==> flow/design.v <==
module mp2 #(
    parameter CLK_FREQ = 12000000,
    parameter INTERVAL = CLK_FREQ / 360
)(
    input logic clk,
    input logic rst,
    output logic RGB_R,
    output logic RGB_G,
    output logic RGB_B
);
    logic [31:0] counter;
    logic [8:0] hue;
    logic [7:0] pwm_r, pwm_g, pwm_b;
    logic [7:0] pwm_counter;
    always_ff @(posedge clk) begin
        if (rst) begin
            counter <= 0;
            hue <= 0;
        end
        else if (counter >= INTERVAL)
        begin
            counter <= 0;
            hue <= (hue >= 359) ? 0 : hue + 1;
        end
        else
        begin
            counter <= counter + 1;
        end
    end
    always_comb begin
        pwm_r = (hue < 60) ? 255 :
                (hue < 120) ? (255 * (120 - hue) / 60) :
                (hue < 180) ? 0 :
                (hue < 240) ? 0 :
                (hue < 300) ? (255 * (hue - 240) / 60) :
                255;
        pwm_g = (hue < 60) ? (255 * (hue - 0) / 60) :
                (hue < 180) ? 255 :
                (hue < 240) ? (255 * (240 - hue) / 60) :
                0;
        pwm_b = (hue < 120) ? 0 :
                (hue < 180) ? (255 * (hue - 120) / 60) :
                (hue < 300) ? 255 :
                (hue < 360) ? (255 * (360 - hue) / 60) :
                0;
    end
    always_ff @(posedge clk) begin
        if (rst) pwm_counter <= 0;
        else pwm_counter <= pwm_counter + 1;
    end
    assign {RGB_R, RGB_G, RGB_B} = {pwm_counter < pwm_r, pwm_counter < pwm_g, pwm_counter < pwm_b};
endmodule
Appendix: tool output

Step by step through the tools: mp2
Each step is given for the RTL above and for the edited RTL.
Lines under "before" count in the file above, lines under "after" in the edited file.
"change": "after" minus "before" as printed here.
Operators: Yosys type, input widths -> output width; for muxes data width and select width s.
Library cell names are shortened.
{"block": "setup", "top": "mp2", "clock": "clk", "lib": "sky130hd", "corner": "tt_025C_1v80"}

The edit
The edit as a unified diff against the file above.
A script made this edit. It was not meant as an optimisation and need not keep what the design does.
begin of diff
@@ -37,5 +37,5 @@
         pwm_g = (hue < 60) ? (255 * (hue - 0) / 60) :
                 (hue < 180) ? 255 :
-                (hue < 240) ? (255 * (240 - hue) / 60) :
+                (hue < 240) ? (255 * (240 - hue) >> 60) :
                 0;
         pwm_b = (hue < 120) ? 0 :
end of diff

Word-level counts
Yosys after proc, flatten, opt, wreduce and memory -nomap, before mapping. Enables and synchronous resets that opt folds into registers are not counted as muxes. Memory bits, and registers merged into a memory's read port (data or address), are not among the register bits. Print and check cells are not counted. Equal cells are merged and count once.
{"block": "classes", "element": "addsub", "before": 8, "after": 7, "change": -1}
{"block": "classes", "element": "mul", "before": 6, "after": 5, "change": -1}
{"block": "classes", "element": "div", "before": 6, "after": 5, "change": -1}
{"block": "classes", "element": "n_cmp", "before": 11, "after": 11, "change": 0}
{"block": "classes", "element": "n_mux", "before": 13, "after": 12, "change": -1}
{"block": "classes", "element": "reduce_and_logical", "before": 1, "after": 1, "change": 0}
{"block": "ops", "cell": "$mux 8", "before": 12, "after": 11, "change": -1}
{"block": "ops", "cell": "$div 32x6->32 const B", "before": 6, "after": 5, "change": -1}
{"block": "ops", "cell": "$mul 9x10->19 const A", "before": 5, "after": 4, "change": -1}
{"block": "ops", "cell": "$sub 8x9->10 const A", "before": 1, "after": 0, "change": -1}
Unchanged operator kinds not shown: 17.
{"block": "bits", "element": "ff_bits", "before": 49, "after": 49, "change": 0}
{"block": "bits", "element": "inputBits", "before": 2, "after": 2, "change": 0}

Logic depth
Yosys ltp: most cells in a row. Word level: on the elaborated netlist, between registers, memories and ports. Mapped: between sequential cells and ports; inverters and the memories' decode and read muxes count.
{"block": "depth", "element": "ltp_word", "before": 9, "after": 9, "change": 0}
{"block": "depth", "element": "abc_area", "before": "0", "after": "0"}
{"block": "depth", "element": "ltp_mapped", "before": 52, "after": 54, "change": 2}
{"block": "depth", "element": "depth_no_buf", "before": 48, "after": 49, "change": 1}

Synthesis result
Source: synth_stat.txt of the flow (Yosys; design flattened, memories mapped). It holds for the ABC_AREA given above (unset counts as 0); a run with the other value may have another netlist.
{"block": "mapped", "element": "cells", "before": 2207, "after": 1974, "change": -233}
{"block": "mapped", "element": "synth_area_mm2", "before": 0.0180811, "after": 0.0159703, "change": -0.0021108}
{"block": "mapped", "element": "seqArea_mm2", "before": 0.0009809, "after": 0.0009809, "change": 0.0000000}
{"block": "mapped", "element": "ff_cells", "before": 49, "after": 49, "change": 0}
{"block": "mapped", "element": "buffers", "before": 54, "after": 49, "change": -5}
{"block": "by_type", "type": "inv_1", "before": 422, "after": 377, "change": -45}
{"block": "by_type", "type": "fa_1", "before": 227, "after": 187, "change": -40}
{"block": "by_type", "type": "ha_1", "before": 243, "after": 208, "change": -35}
{"block": "by_type", "type": "a21oi_1", "before": 145, "after": 117, "change": -28}
{"block": "by_type", "type": "xnor2_1", "before": 110, "after": 89, "change": -21}
{"block": "by_type", "type": "a211oi_1", "before": 34, "after": 19, "change": -15}
{"block": "by_type", "type": "nand4_1", "before": 12, "after": 22, "change": 10}
{"block": "by_type", "type": "nor2_1", "before": 134, "after": 125, "change": -9}
{"block": "by_type", "type": "a31oi_1", "before": 19, "after": 11, "change": -8}
{"block": "by_type", "type": "o221ai_1", "before": 10, "after": 2, "change": -8}
{"block": "by_type", "type": "nor3_1", "before": 33, "after": 26, "change": -7}
{"block": "by_type", "type": "o21a_1", "before": 24, "after": 17, "change": -7}
{"block": "by_type", "type": "o21ai_1", "before": 15, "after": 8, "change": -7}
{"block": "by_type", "type": "buf_2", "before": 14, "after": 7, "change": -7}
{"block": "by_type", "type": "o22ai_1", "before": 7, "after": 14, "change": 7}
{"block": "by_type", "type": "xor2_1", "before": 51, "after": 45, "change": -6}
{"block": "by_type", "type": "o211ai_1", "before": 29, "after": 24, "change": -5}
{"block": "by_type", "type": "nor4_1", "before": 10, "after": 15, "change": 5}
Unchanged cell types not shown: 15.
Not every row of either side is listed.

Path before layout
Path of least setup slack by OpenSTA after synthesis, without wires, with an ideal clock, recovery checks aside; 20% of the period is set as input and as output delay. Where synthesis merged equal registers, the netlist keeps one of their names.
{"block": "synth_timing", "element": "kind", "before": "reg2out", "after": "reg2out"}
{"block": "synth_timing", "element": "startpoint", "before": "register hue[2]", "after": "register hue[7]"}
{"block": "synth_timing", "element": "endpoint", "before": "output RGB_G", "after": "output RGB_R"}
{"block": "synth_timing", "element": "period_ns", "before": 30.0, "after": 30.0, "change": 0.0}
{"block": "synth_timing", "element": "arrival_time_ns", "before": 13.172, "after": 11.894, "change": -1.278}
{"block": "synth_timing", "element": "slack_ns", "before": 10.828, "after": 12.106, "change": 1.278}
{"block": "synth_timing", "element": "delay_ns", "before": 13.172, "after": 11.894, "change": -1.278}
{"block": "synth_timing", "element": "driving_pins", "before": 49, "after": 52, "change": 3}
{"block": "synth_timing", "element": "path_buffers", "before": 3, "after": 3, "change": 0}
{"block": "synth_timing", "element": "synth_period_reached_ns", "before": 19.172, "after": 17.894, "change": -1.278}
"delay_ns" is the arrival time less input delay plus setup time.
At an output port there is no setup time.
"driving_pins": output pins that drive a net of the path, with the launching flip-flop's if there is one; two outputs of one cell count as two.
"synth_period_reached_ns" = period - worst setup slack (recovery checks aside). The figure is calculated, with input and output delays left at 20% of the set period.
The rows between start and end are the longest chain of elaborated cells between them; the timing report does not say that the signal goes this way. Where chains are equally long, one stands for them.
A line is the first line of the expression or statement that the cell stems from. Yosys adds cells for indexed reads and writes and turns some case tables into memories.
{"block": "synth_between_before", "path_cell_list": "dfxtp_1 buf_2 inv_1 ha_1 nor2b_1 a21oi_1 nor2_1 a211oi_1 inv_1 fa_1 inv_1 fa_1 fa_1 fa_1 ha_1 a211oi_1 o211ai_1 and3_1 [13 not listed] a311o_1 a211oi_2 mux2i_1 xor2_1 buf_2 or4_1 and3_1 o2111ai_2 a21oi_2 o22ai_2 inv_1 a21oi_1 ha_1 a211oi_1 nand2_1 a221oi_1 nand2_1 o21ai_1", "elab_chain_cells": 7}
{"block": "synth_rtl_before", "element": "start: declaration", "line_no": 12, "rtl": "logic [8:0] hue;"}
{"block": "synth_rtl_before", "element": "start: assignment", "line_no": 18, "rtl": "hue <= 0;"}
{"block": "synth_rtl_before", "element": "start: assignment", "line_no": 23, "rtl": "hue <= (hue >= 359) ? 0 : hue + 1;"}
{"block": "synth_rtl_before", "element": "$sub 8x9->10", "line_no": 39, "rtl": "(hue < 240) ? (255 * (240 - hue) / 60) :"}
{"block": "synth_rtl_before", "element": "$mul 9x10->19", "line_no": 39}
{"block": "synth_rtl_before", "element": "$div 32x6->32", "line_no": 39}
{"block": "synth_rtl_before", "element": "$mux 8", "line_no": 39}
{"block": "synth_rtl_before", "element": "$mux 8", "line_no": 38, "rtl": "(hue < 180) ? 255 :"}
{"block": "synth_rtl_before", "element": "$mux 8", "line_no": 37, "rtl": "pwm_g = (hue < 60) ? (255 * (hue - 0) / 60) :"}
{"block": "synth_rtl_before", "element": "$lt 8x8->1", "line_no": 51, "rtl": "assign {RGB_R, RGB_G, RGB_B} = {pwm_counter < pwm_r, pwm_counter < pwm_g, pwm_counter < pwm_b};"}
{"block": "synth_rtl_before", "element": "end: declaration", "line_no": 8, "rtl": "output logic RGB_G,"}
{"block": "synth_between_after", "path_cell_list": "dfxtp_1 clkbuf_1 inv_1 ha_1 and2_1 a2111o_1 and3_1 clkbuf_1 inv_1 ha_1 xnor2_1 inv_1 fa_1 fa_1 inv_1 fa_1 inv_1 ha_1 [16 not listed] a21o_1 and4_4 a2111oi_4 a211oi_4 nor3_2 o31ai_4 maj3_1 o22ai_2 o2111a_1 nor2_1 nand2_1 a21oi_1 ha_1 o21a_1 o21ai_0 nand2b_1 nor4_1 nor3_1", "elab_chain_cells": 9}
{"block": "synth_rtl_after", "element": "start: declaration", "line_no": 12, "rtl": "logic [8:0] hue;"}
{"block": "synth_rtl_after", "element": "start: assignment", "line_no": 18, "rtl": "hue <= 0;"}
{"block": "synth_rtl_after", "element": "start: assignment", "line_no": 23, "rtl": "hue <= (hue >= 359) ? 0 : hue + 1;"}
{"block": "synth_rtl_after", "element": "$sub 9x8->10", "line_no": 35, "rtl": "(hue < 300) ? (255 * (hue - 240) / 60) :"}
{"block": "synth_rtl_after", "element": "$mul 9x10->19", "line_no": 35}
{"block": "synth_rtl_after", "element": "$div 32x6->32", "line_no": 35}
{"block": "synth_rtl_after", "element": "$mux 8", "line_no": 35}
{"block": "synth_rtl_after", "element": "$mux 8", "line_no": 34, "rtl": "(hue < 240) ? 0 :"}
{"block": "synth_rtl_after", "element": "$mux 8", "line_no": 33, "rtl": "(hue < 180) ? 0 :"}
{"block": "synth_rtl_after", "element": "$mux 8", "line_no": 32, "rtl": "(hue < 120) ? (255 * (120 - hue) / 60) :"}
{"block": "synth_rtl_after", "element": "$mux 8", "line_no": 31, "rtl": "pwm_r = (hue < 60) ? 255 :"}
{"block": "synth_rtl_after", "element": "$lt 8x8->1", "line_no": 51, "rtl": "assign {RGB_R, RGB_G, RGB_B} = {pwm_counter < pwm_r, pwm_counter < pwm_g, pwm_counter < pwm_b};"}
{"block": "synth_rtl_after", "element": "end: declaration", "line_no": 7, "rtl": "output logic RGB_R,"}

Timing after layout
From the final timing report of the runs of set A: the path of least setup slack in the routed layout; clock arrival at registers is part of the times.
{"block": "layout_timing", "element": "kind", "before": "reg2out", "after": "reg2out"}
{"block": "layout_timing", "element": "startpoint", "before": "register hue[7]", "after": "register hue[7]"}
{"block": "layout_timing", "element": "endpoint", "before": "output RGB_G", "after": "output RGB_R"}
{"block": "layout_timing", "element": "period_ns", "before": 30.0, "after": 30.0, "change": 0.0}
{"block": "layout_timing", "element": "arrival_time_ns", "before": 15.65, "after": 14.98, "change": -0.67}
{"block": "layout_timing", "element": "slack_ns", "before": 8.35, "after": 9.02, "change": 0.67}
{"block": "layout_timing", "element": "driving_pins", "before": 46, "after": 50, "change": 4}
{"block": "layout_timing", "element": "path_buffers", "before": 1, "after": 1, "change": 0}
The rows between start and end are the longest chain of elaborated cells between them; the timing report does not say that the signal goes this way. Where chains are equally long, one stands for them.
{"block": "layout_between_before", "path_cell_list": "dfxtp_1 clkinv_1 ha_1 and3_4 a211oi_4 xnor2_1 inv_1 fa_1 inv_1 fa_1 fa_1 fa_1 ha_1 a211oi_1 o211ai_1 and3_1 o21a_1 o32a_1 [10 not listed] a211oi_2 nor2_1 mux2i_1 xor2_1 a21oi_1 o31ai_1 o21ai_0 o211ai_2 o22ai_2 inv_1 a21oi_1 ha_1 a211oi_1 nand2_1 a221oi_1 o21ai_0 o21ai_1 clkdlybuf4s50_1", "elab_chain_cells": 7}
{"block": "layout_rtl_before", "element": "start: declaration", "line_no": 12, "rtl": "logic [8:0] hue;"}
{"block": "layout_rtl_before", "element": "start: assignment", "line_no": 18, "rtl": "hue <= 0;"}
{"block": "layout_rtl_before", "element": "start: assignment", "line_no": 23, "rtl": "hue <= (hue >= 359) ? 0 : hue + 1;"}
{"block": "layout_rtl_before", "element": "$sub 8x9->10", "line_no": 39, "rtl": "(hue < 240) ? (255 * (240 - hue) / 60) :"}
{"block": "layout_rtl_before", "element": "$mul 9x10->19", "line_no": 39}
{"block": "layout_rtl_before", "element": "$div 32x6->32", "line_no": 39}
{"block": "layout_rtl_before", "element": "$mux 8", "line_no": 39}
{"block": "layout_rtl_before", "element": "$mux 8", "line_no": 38, "rtl": "(hue < 180) ? 255 :"}
{"block": "layout_rtl_before", "element": "$mux 8", "line_no": 37, "rtl": "pwm_g = (hue < 60) ? (255 * (hue - 0) / 60) :"}
{"block": "layout_rtl_before", "element": "$lt 8x8->1", "line_no": 51, "rtl": "assign {RGB_R, RGB_G, RGB_B} = {pwm_counter < pwm_r, pwm_counter < pwm_g, pwm_counter < pwm_b};"}
{"block": "layout_rtl_before", "element": "end: declaration", "line_no": 8, "rtl": "output logic RGB_G,"}
{"block": "layout_between_after", "path_cell_list": "dfxtp_1 inv_1 ha_1 and2_1 a2111o_1 and3_1 inv_1 ha_1 xnor2_1 inv_1 fa_1 fa_1 inv_1 fa_1 inv_1 ha_1 or3_1 a221oi_1 [14 not listed] and4_4 or2_1 maj3_1 a21oi_1 xor2_1 mux2_2 nor2_1 o2111a_1 nor2_1 nand2_1 a21oi_1 ha_1 o21a_1 o21ai_0 nand2b_1 nor4_1 nor3_1 clkdlybuf4s50_1", "elab_chain_cells": 9}
{"block": "layout_rtl_after", "element": "start: declaration", "line_no": 12, "rtl": "logic [8:0] hue;"}
{"block": "layout_rtl_after", "element": "start: assignment", "line_no": 18, "rtl": "hue <= 0;"}
{"block": "layout_rtl_after", "element": "start: assignment", "line_no": 23, "rtl": "hue <= (hue >= 359) ? 0 : hue + 1;"}
{"block": "layout_rtl_after", "element": "$sub 9x8->10", "line_no": 35, "rtl": "(hue < 300) ? (255 * (hue - 240) / 60) :"}
{"block": "layout_rtl_after", "element": "$mul 9x10->19", "line_no": 35}
{"block": "layout_rtl_after", "element": "$div 32x6->32", "line_no": 35}
{"block": "layout_rtl_after", "element": "$mux 8", "line_no": 35}
{"block": "layout_rtl_after", "element": "$mux 8", "line_no": 34, "rtl": "(hue < 240) ? 0 :"}
{"block": "layout_rtl_after", "element": "$mux 8", "line_no": 33, "rtl": "(hue < 180) ? 0 :"}
{"block": "layout_rtl_after", "element": "$mux 8", "line_no": 32, "rtl": "(hue < 120) ? (255 * (120 - hue) / 60) :"}
{"block": "layout_rtl_after", "element": "$mux 8", "line_no": 31, "rtl": "pwm_r = (hue < 60) ? 255 :"}
{"block": "layout_rtl_after", "element": "$lt 8x8->1", "line_no": 51, "rtl": "assign {RGB_R, RGB_G, RGB_B} = {pwm_counter < pwm_r, pwm_counter < pwm_g, pwm_counter < pwm_b};"}
{"block": "layout_rtl_after", "element": "end: declaration", "line_no": 7, "rtl": "output logic RGB_R,"}

Flow runs
Both versions went through the flow (Yosys, OpenROAD) with the same settings in each pair. Constraints: input delay and output delay 20% of the set period each, output load 0.01 pF.
{"block": "flow_settings_set_A", "CORE_UTILIZATION": 40, "period_ns": 30.0, "CAP_MARGIN": 20, "CORE_MARGIN": 2, "SLEW_MARGIN": 20}
{"block": "measured_set_A", "element": "synthArea_mm2", "before": 0.0180811, "after": 0.0159703, "change": -0.0021108}
{"block": "measured_set_A", "element": "total_die_area_mm2", "before": 0.0469199, "after": 0.0415406, "change": -0.0053793}
{"block": "measured_set_A", "element": "finalCellArea_mm2", "before": 0.019002, "after": 0.0167561, "change": -0.0022459}
{"block": "measured_set_A", "element": "layout_utilization_pct", "before": 42.8, "after": 42.4, "change": -0.4}
{"block": "measured_set_A", "element": "worst_setup_slack_ns", "before": 8.355, "after": 9.016, "change": 0.661}
{"block": "measured_set_A", "element": "final_setup_tns_ns", "before": 0.000, "after": 0.000, "change": 0.000}
{"block": "measured_set_A", "element": "hold_worst_slack_ns", "before": 0.498, "after": 0.487, "change": -0.011}
{"block": "measured_set_A", "element": "power.total_w", "before": 0.001206, "after": 0.0008472, "change": -0.0003588}
{"block": "measured_set_A", "element": "timing.achieved_period_ns", "before": 21.645, "after": 20.984, "change": -0.661}
{"block": "flow_settings_set_B", "CAP_MARGIN": 20, "CORE_UTILIZATION": 35, "CTS_CLUSTER_DIAMETER": 169, "CTS_CLUSTER_SIZE": 32, "GPL_ROUTABILITY_DRIVEN": 0, "GPL_TIMING_DRIVEN": 0, "MIN_ROUTING_LAYER": "met1", "SETUP_SLACK_MARGIN": -0.0, "period_ns": 28.2, "CORE_MARGIN": 2, "SLEW_MARGIN": 20}
{"block": "measured_set_B", "element": "synthArea_mm2", "before": 0.0180811, "after": 0.0159703, "change": -0.0021108}
{"block": "measured_set_B", "element": "total_die_area_mm2", "before": 0.0534951, "after": 0.0473541, "change": -0.0061410}
{"block": "measured_set_B", "element": "finalCellArea_mm2", "before": 0.0192134, "after": 0.0169663, "change": -0.0022471}
{"block": "measured_set_B", "element": "layout_utilization_pct", "before": 37.5, "after": 37.5, "change": 0.0}
{"block": "measured_set_B", "element": "worst_setup_slack_ns", "before": 6.455, "after": 7.063, "change": 0.608}
{"block": "measured_set_B", "element": "final_setup_tns_ns", "before": 0.000, "after": 0.000, "change": 0.000}
{"block": "measured_set_B", "element": "hold_worst_slack_ns", "before": 0.495, "after": 0.488, "change": -0.007}
{"block": "measured_set_B", "element": "power.total_w", "before": 0.001217, "after": 0.0008818, "change": -0.0003352}
{"block": "measured_set_B", "element": "timing.achieved_period_ns", "before": 21.745, "after": 21.137, "change": -0.608}
"timing.achieved_period_ns" is the run's clock period less its worst setup slack. It is reckoned from that one timing run; input and output delays stay at 20% of the period that was set.
By "power.total_w" is meant OpenSTA's value without simulated activity: inputs other than the clock are taken to toggle once in ten clock periods, and the tool carries that through the logic.
